==> flow/design.v <==
module control_unit (op, regdst, regwrite, branch, jump, memread, memtoreg, memwrite, aluop, aluscr);
	input[5:0] 	op;
  	output reg [1:0] regdst;
  	output reg regwrite;
	output reg branch;
	output reg jump;
	output reg memread;
  	output reg [1:0]memtoreg;
  	output reg memwrite;
	output reg [1:0] aluop;
	output reg aluscr;
	always @(*) begin
		branch 		<= 1'b0;
		jump 		<= 1'b0;
		memread 	<= 1'b0;
		memtoreg[1:0]	<= 2'b00;
		memwrite	<= 1'b0;
		aluop[1:0]	<= 2'b10;
		aluscr		<= 1'b0;
		regdst[1:0] <= 2'b01;
		regwrite	<= 1'b1;
		case(op)
			6'b10_0011: 
			begin  
				regdst[1:0]		<= 2'b00;
				memread     	<= 1'b1;
            aluop[1:0]		<= 2'b00;
				aluscr			<= 1'b1;
            memtoreg[1:0]	<= 2'b01;
			end
			6'b10_1011: 
			begin  
            aluop[1]	<= 1'b0;
				aluscr	<= 1'b1;
				memwrite <= 1'b1;
				regwrite	<= 1'b0;
			end
			6'b00_0100: 
			begin  
				branch		<= 1'b1;
				aluop[1:0]	<= 2'b01;
				regwrite		<= 1'b0;
			end
			6'b00_1000: 
			begin  
            regdst[1:0] <= 2'b00;
				aluop[1] 	<= 1'b0;
				aluscr   	<= 1'b1;
			end
			6'b00_0010: 
			begin  
			  jump		<= 1'b1;
			  regwrite	<= 1'b0;
			end
			6'b00_0011: 
			begin
			  jump 				<= 1'b1;
			  regdst[1:0]		<= 2'b10;
			  memtoreg[1:0]	<= 2'b10;
			end
			6'b00_0000: 
			begin  
			end
		endcase
	end
endmodule 
module aludec(func, aluop, alucontrol);
input   [5:0] func;
input   [1:0] aluop;
output reg [2:0] alucontrol;
always @(*)
begin
    case(aluop)
      2'b00: alucontrol <= 3'b010;   
      2'b01: alucontrol <= 3'b110;   
      default: case(func)           
          6'b100000: alucontrol <= 3'b010;  
          6'b100010: alucontrol <= 3'b110;  
          6'b100100: alucontrol <= 3'b000;  
          6'b100101: alucontrol <= 3'b001;  
          6'b101011: alucontrol <= 3'b111;  
          default:   alucontrol <= 3'b011;  
        endcase
    endcase
end
endmodule
module alu_mips(a, b, control, outalu, zero);
input [31:0] a, b;
input [2:0] control;
output reg [31:0] outalu;
output zero;
always@(*)
begin
	case(control)
		0 : outalu=a&b;
		1 : outalu= a|b;
		2 : outalu=a+b;
		6 : outalu=a-b;
		7 : outalu=a<b?1:0;
		12 : outalu=~(a|b);
		default : outalu=0;
	endcase
end
assign zero=outalu==0?1:0;
endmodule
module regmem(
	 clk,
    rst,
    rgr1,
    rgr2,
    write,
    rgw1,
    rgw1data,
    rg1data,
    rg2data
);
    input [4:0] rgr1;
    input [4:0] rgr2;
    input [4:0]     rgw1;
    input [31:0]  rgw1data;
    input clk;
    input rst;
    input write;
    output reg [31:0] rg1data;
    output reg [31:0] rg2data;
    reg [31:0] regMem [31:0];  
  always @(*)
  begin
    rg1data = regMem[rgr1];
    rg2data = regMem[rgr2];
  end
    integer i;
  always @(posedge clk)
    begin
        if(rst == 1'b1)
        begin 
            for( i = 0; i < 32; i = i + 1 )
                regMem[i] <= i;
        end
        else if(write == 1'b1 && rgw1 != 5'd0)  
            regMem[rgw1] <= rgw1data;
    end
endmodule
module sign_ex(in, out);
input [15:0] in;
output [31:0] out;
assign out = {{16{in[15]}}, in};
endmodule
module mux32_2to1 (out, in0, in1, sel);
	output reg  [31:0] out;
	input [31:0] in0;
	input [31:0] in1;
	input sel;
  	always @(*)
    begin
      if (sel == 0)
			out = in0;
      else
			out = in1;
    end
endmodule 
module mux32_3to1 (out, in0, in1, in2, sel);
  	output reg  [31:0] out;
	input [31:0] in0;
	input [31:0] in1;
	input [31:0] in2;
  	input [1:0] sel;
  	always @(*)
		 begin
			case (sel)
				2'b00: out = in0;
				2'b01: out = in1;
				2'b10: out = in2;
				default: out = in0;
			endcase
		 end
endmodule 
module mux5_3to1 (out, in0, in1, in2, sel);
	output reg  [4:0] out;
	input [4:0] in0;
	input [4:0] in1;
	input [4:0] in2;
  	input [1:0] sel;
  	always @(*)
	begin
		case (sel)
			2'b00: out = in0;
			2'b01: out = in1;
			2'b10: out = in2;
			default: out = in0;
		endcase
	end
endmodule 
module cpu (rst, clk, addr, instruction,
            dmem_addr, dmem_wdata, dmem_write, dmem_read, dmem_readdata);
  	  input rst,clk;
  	  output reg [31:0] addr;
	  input  [31:0] instruction;
	  output [31:0] dmem_addr;
	  output [31:0] dmem_wdata;
	  output dmem_write, dmem_read;
	  input  [31:0] dmem_readdata;
	  wire [1:0] cu_regdst;
	  wire cu_jump, cu_branch, cu_memread;
	  wire [1:0] cu_memtoreg;
	  wire [1:0] cu_aluop;
	  wire cu_memwrite, cu_aluscr, cu_regwrite;
	  wire [4:0] mux1_regwrite;
	  wire [31:0] memdata;
	  wire [31:0] reg_readdata1, reg_readdata2;
	  wire [31:0] signext_out;
	  wire [31:0] mux2_out;
	  wire [31:0] alu_out;
	  wire alu_zero;
	  wire [2:0] aluctrl_out;
	  wire [31:0] dmem_readdata;
	  wire bBranch;
     wire [31:0] j_addr;
     wire [31:0] next_pc;
    wire [31:0] pc;
	 always @(posedge clk)
		if (rst)
			addr <= 32'h00000000;
		else
			addr <= next_pc;
    parameter ra_addr = 5'b11111;
    assign pc = addr + 4;
    control_unit contrlu (instruction[31:26], cu_regdst, cu_regwrite, cu_branch, cu_jump, cu_memread, cu_memtoreg, cu_memwrite, cu_aluop, cu_aluscr);
    mux5_3to1 mux01 (mux1_regwrite, instruction[20:16], instruction[15:11], ra_addr, cu_regdst[1:0]);
    regmem rmem (.clk(clk), .rst(rst), .rgr1(instruction[25:21]), .rgr2(instruction[20:16]), .write(cu_regwrite),
                 .rgw1(mux1_regwrite), .rgw1data(memdata), .rg1data(reg_readdata1), .rg2data(reg_readdata2));
    aludec aluctrl (instruction[5:0], cu_aluop, aluctrl_out);
    sign_ex signext (instruction[15:0], signext_out[31:0]);
    mux32_2to1 mux02 (mux2_out, reg_readdata2, signext_out, cu_aluscr);
    alu_mips ALU (reg_readdata1, mux2_out, aluctrl_out, alu_out, alu_zero);
    assign dmem_addr  = alu_out;
    assign dmem_wdata = reg_readdata2;
    assign dmem_write = cu_memwrite;
    assign dmem_read  = cu_memread;
    mux32_3to1 memmux(memdata, alu_out, dmem_readdata, pc, cu_memtoreg);
    and AND1(bBranch, cu_branch, alu_zero );
    wire [31:0] branch_shiftl2_result;
    wire [31:0] b_addr;
    wire [31:0] mux04_result;
    assign branch_shiftl2_result = signext_out << 2;
    assign b_addr = pc + branch_shiftl2_result;
    assign j_addr = {pc[31:28], instruction[25:0], 2'b00};
    mux32_2to1 mux04 (mux04_result, pc, b_addr, bBranch);
    mux32_2to1 mux05 (next_pc, mux04_result, j_addr, cu_jump);
endmodule
### Reports on cpu

The steps from the RTL of cpu to its reports follow in flow order.
Lines are those of the file above, counted from 1.
Operators: Yosys type, input widths -> output width; for muxes data width and select width s.
Cell names lack the library's common part.
A cell with n/a has no value.

| set-up | value |
|---|---|
| top | cpu |
| clock | clk |
| standard-cell library | sky130hd |
| timing corner | tt_025C_1v80 |

### Word-level counts

Yosys after proc, flatten, opt, wreduce and memory -nomap, before mapping. Memory bits, and registers merged into a memory's read port (data or address), are not among the register bits. Print and check cells are not counted. Equal cells are merged and count once.
Yosys's memory passes give these memory sizes; they may raise the number of words (mostly to a power of two), join words into wider ones and drop unused or constant bits.

| bit counts | value |
|---|---|
| memories kept | 1 |
| register bits | 32 |
| word-level cells | 68 |
| memory bits (writable) | 1024 |
| output and inout port bits | 98 |
| input bits | 66 |

| operators by class | value |
|---|---|
| $lt $le $gt $ge | 1 |
| reduce/logical cells | 11 |
| bitwise operators | 3 |
| $add $sub $neg | 4 |
| equality and inequality tests | 20 |
| mux-type cells | 26 |

Memory list:

| memory | depth | width | line | text |
|---|---|---|---|---|
| rmem.regMem | 32 | 32 | 126 | `reg [31:0] regMem [31:0];` |

Operators by type and width:

| cell | count |
|---|---|
| $pmux 32 s5 | 1 |
| $mux 32 | 5 |
| $add 32x32->32 | 2 |
| $pmux 32 s2 | 1 |
| $eq 6x6->1 const B | 7 |
| $add 32x3->32 const B | 1 |
| $sub 32x32->32 | 1 |
| $lt 32x32->1 | 1 |
| $and 32x32->32 | 1 |
| $or 32x32->32 | 1 |
| $logic_not 32->1 | 1 |
| $pmux 3 s5 | 1 |
| $eq 6x2->1 const B | 2 |
| $mux 1 | 12 |
| $pmux 5 s2 | 1 |
| $mux 5 | 2 |
| $pmux 2 s2 | 2 |
| $eq 2x1->1 const B | 3 |
| $reduce_or 2->1 | 3 |
| $eq 3x3->1 const B | 2 |
| $reduce_or 3->1 | 2 |
| $eq 6x3->1 const B | 1 |
| $eq 6x4->1 const B | 1 |
| $pmux 3 s2 | 1 |
| $reduce_bool 5->1 | 1 |
| $eq 2x2->1 const B | 2 |
| $reduce_or 4->1 | 1 |
| $eq 3x1->1 const B | 1 |

Other operator kinds: 5; their cells: 5.

### Depth

Depth = most cells in a row (Yosys ltp): at word level without a register or memory, in the mapped netlist without a sequential cell, where the memories' decode and read muxes count.

| logic depth | value |
|---|---|
| depth after elaboration | 12 |
| ABC_AREA | 0 |
| gate-level depth with buffers | 29 |
| depth with buffers taken out | 22 |

### After synthesis

Source: synth_stat.txt of the flow (Yosys; design flattened, memories mapped). It holds for the ABC_AREA given above (unset counts as 0); a run with the other value may have another netlist.

| synthesis totals | value |
|---|---|
| sequential area | 31350.1 µm² |
| cell area after synthesis | 61097.3 µm² |
| buffers | 433 |
| cell count | 4660 |
| mapped flip-flops | 1054 |

Cell types:

| type | count | area in all (µm²) |
|---|---|---|
| edfxtp_1 | 1024 | 3.07E+04 |
| mux4_2 | 620 | 1.4E+04 |
| nor2_1 | 1056 | 3.96E+03 |
| ha_1 | 131 | 1.64E+03 |
| clkbuf_1 | 356 | 1.34E+03 |
| nand2_1 | 261 | 979.69 |
| mux2_2 | 54 | 608.083 |
| dfxtp_1 | 30 | 600.576 |
| o21ai_0 | 111 | 555.533 |
| a21oi_1 | 110 | 550.528 |
| mux2i_1 | 50 | 500.48 |
| nand3_1 | 94 | 470.451 |
| inv_1 | 113 | 424.157 |
| xnor2_1 | 41 | 359.094 |
| a221o_1 | 32 | 320.307 |
| a21o_1 | 39 | 292.781 |
| xor2_1 | 27 | 236.477 |
| and3_1 | 37 | 231.472 |

Not listed: further types 68, cells in them 474.
By module: a second synthesis without flattening, with its own total; a netlist apart from the flattened one above.

| second synthesis, totals | value |
|---|---|
| cell total of the unflattened synthesis | 6139 |
| area total of the unflattened synthesis | 67328.3 µm² |

Rows give one instance, submodules left out.

By module:

| module | area (µm²) | instances | cells | sequential area (µm²) |
|---|---|---|---|---|
| regmem | 55884.8 | 1 | 4621 | 30749.5 |
| alu_mips | 5333.9 | 1 | 797 | 0.0 |
| cpu | 3226.8 | 1 | 415 | 640.6 |
| mux32_2to1 | 544.3 | 3 | 36 | 0.0 |
| mux32_3to1 | 636.9 | 1 | 113 | 0.0 |
| sign_ex | 240.2 | 1 | 32 | 0.0 |
| control_unit | 188.9 | 1 | 25 | 0.0 |
| mux5_3to1 | 118.9 | 1 | 20 | 0.0 |
| aludec | 65.1 | 1 | 8 | 0.0 |

### Path before layout

Source: OpenSTA report_checks on the synthesized netlist (no wires, ideal clock, input and output delay 20% of the period each), path of least setup slack; recovery checks are left aside. Register names are those of the netlist, which keeps one name where synthesis merged equal registers.

| timing after synthesis | value |
|---|---|
| path kind | in2out |
| start | input port instruction[16] |
| end | output port dmem_addr[31] |
| setup slack | -0.004 ns |
| path buffers | 6 |
| delay of the path | 6.004 ns |
| arrival | 8.004 ns |
| launch time at the first pin | 2.000 ns |
| external input delay | 2.000 ns |
| required time | 8.000 ns |
| period | 10.0 ns |
| stages on the path | 20 |
| external output delay | 2.000 ns |
| period reached after synthesis | 10.004 ns |

"delay of the path" is the arrival time less input delay plus setup time.
A path that ends at an output port has no setup time.
"stages on the path": output pins that drive a net of the path, with the launching flip-flop's if there is one; two outputs of one cell count as two.
"period reached after synthesis" = period - worst setup slack (recovery checks aside). The figure is calculated, with input and output delays left at 20% of the set period.
Between the ends stands the longest chain of elaborated cells between them, by number of cells; it is not shown to be the way that was timed. Of several equally long chains one is given.
A line is the first line of the expression or statement that the cell stems from. Yosys adds cells for indexed reads and writes and turns some case tables into memories.
The chain passes a memory read, where the word-level depth is cut; so it can be longer than that depth.

| on the way, after synthesis | value |
|---|---|
| cell sequence | buf_2 buf_4 buf_2 buf_1 buf_1 mux4_2 mux4_2 mux2_2 o21ai_0 ha_1 clkbuf_1 nor2_1 nor4b_1 nand3_1 a21oi_1 o41ai_1 o41ai_1 a221oi_1 o221a_1 o221ai_1 |
| cells in the longest elaborated chain | 4 |
| elaborated cells on any way between the ends | 7 |
| classes of those cells | 2 x add/sub; 2 x mux; 2 x logic; 1 x memory |

RTL lines, path after synthesis:

| element | line | text |
|---|---|---|
| start, declared | 198 | `input [31:0] instruction;` |
| $mem_v2 32x32 | 126 | `reg [31:0] regMem [31:0];` |
| $mux 32 | 156 | `if (sel == 0)` |
| $sub 32x32->32 | 98 | `6 : outalu=a-b;` |
| $pmux 32 s5 | 94 | `case(control)` |
| end, declared | 199 | `output [31:0] dmem_addr;` |

Nets of the timed path that keep an RTL name, with a line that drives or declares them; the list need not be complete.

Nets with RTL names, path after synthesis:

| net | line | text |
|---|---|---|
| dmem_wdata[15] | 130 | `rg2data = regMem[rgr2];` |

### Timing after layout

Path of least setup slack in the final report of stored run 1 (OpenROAD, finished layout, wires in). Where an end is a register, its clock arrival counts in the times.

| timing after layout | value |
|---|---|
| path kind | in2out |
| start | input port instruction[17] |
| end | output port dmem_addr[30] |
| period | 13.2 ns |
| setup slack | 1.36 ns |
| external output delay | 2.64 ns |
| launch time at the first pin | 2.64 ns |
| stages on the path | 18 |
| path buffers | 3 |
| external input delay | 2.64 ns |
| arrival | 9.20 ns |
| required time | 10.56 ns |

Between the ends stands the longest chain of elaborated cells between them, by number of cells; it is not shown to be the way that was timed. Of several equally long chains one is given.
The chain passes a memory read, where the word-level depth is cut; so it can be longer than that depth.

| on the way, after layout | value |
|---|---|
| cell sequence | buf_12 buf_6 mux4_2 mux4_2 mux2_2 nand2b_1 o21ai_0 ha_1 inv_1 o31ai_1 a221o_1 a221oi_1 o21ai_0 a21oi_2 or4_1 and4_1 o31ai_4 clkdlybuf4s50_1 |
| cells in the longest elaborated chain | 4 |
| elaborated cells on any way between the ends | 7 |
| classes of those cells | 2 x add/sub; 2 x mux; 2 x logic; 1 x memory |

RTL lines, path after layout:

| element | line | text |
|---|---|---|
| start, declared | 198 | `input [31:0] instruction;` |
| $mem_v2 32x32 | 126 | `reg [31:0] regMem [31:0];` |
| $mux 32 | 156 | `if (sel == 0)` |
| $sub 32x32->32 | 98 | `6 : outalu=a-b;` |
| $pmux 32 s5 | 94 | `case(control)` |
| end, declared | 199 | `output [31:0] dmem_addr;` |

Lab notebook: cpu

Flow measurements of cpu on sky130hd: 4 stored runs with different settings, listed in no order. Input and output delays are each 20% of the period that was set; the output load is 0.01 pF.
"total power after layout" is the tool's figure for a default switching activity; nothing was simulated.
A setting shown as n/a is not set for that run.
Results: n/a = not shown.

| run | CAP_MARGIN | CELL_PAD_IN_SITES_DETAIL_PLACEMENT | CELL_PAD_IN_SITES_GLOBAL_PLACEMENT | CORE_UTILIZATION | CTS_CLUSTER_DIAMETER | CTS_CLUSTER_SIZE | GPL_ROUTABILITY_DRIVEN | MIN_ROUTING_LAYER | SETUP_SLACK_MARGIN | SLEW_MARGIN | TNS_END_PERCENT | period_ns | CORE_MARGIN | GPL_TIMING_DRIVEN | MAX_ROUTING_LAYER | PLACE_DENSITY_LB_ADDON | PLACE_DENSITY | CORE_ASPECT_RATIO | HOLD_SLACK_MARGIN | standard-cell area after layout (µm²) | worst hold slack in the final report (ns) | utilization after routing | die footprint (µm²) | worst setup slack after layout (ns) | total power after layout (mW) | chip area in the Yosys report (µm²) |
|---|---|---|---|---|---|---|---|---|---|---|---|---|---|---|---|---|---|---|---|---|---|---|---|---|---|---|
| stored run 1 | 10 | 0 | 3 | 43 | 270 | 32 | 0 | met1 | 1.27 | 30 | 10 | 13.2 | 2 | n/a | n/a | n/a | n/a | n/a | n/a | 66657.7 | 0.796 | 0.472 | 145119.0 | 1.364 | 7.577 | 61097.3 |
| stored run 2 | 20 | 2 | 1 | 36 | 152 | n/a | n/a | n/a | n/a | 20 | 95 | 11.8 | 5 | 0 | met5 | 0.08 | n/a | n/a | n/a | 71413.5 | 0.764 | 0.422 | 178054.0 | 0.026 | 10.975 | 61097.3 |
| stored run 3 | 30 | 1 | n/a | 40 | n/a | n/a | n/a | n/a | n/a | 20 | n/a | 10.0 | 9 | 0 | met4 | n/a | 0.49 | n/a | n/a | 73002.5 | 0.738 | 0.484 | 167138.0 | 0.001 | 12.899 | 61097.3 |
| stored run 4 | 20 | 0 | n/a | 62 | 108 | 54 | n/a | met2 | 1.38 | 20 | 25 | 5.77 | 8 | 1 | n/a | 0.1 | n/a | 0.72 | 0.08 | n/a | n/a | n/a | n/a | n/a | n/a | n/a |

Stored run 4: not finished: routing ended with error GRT-0116
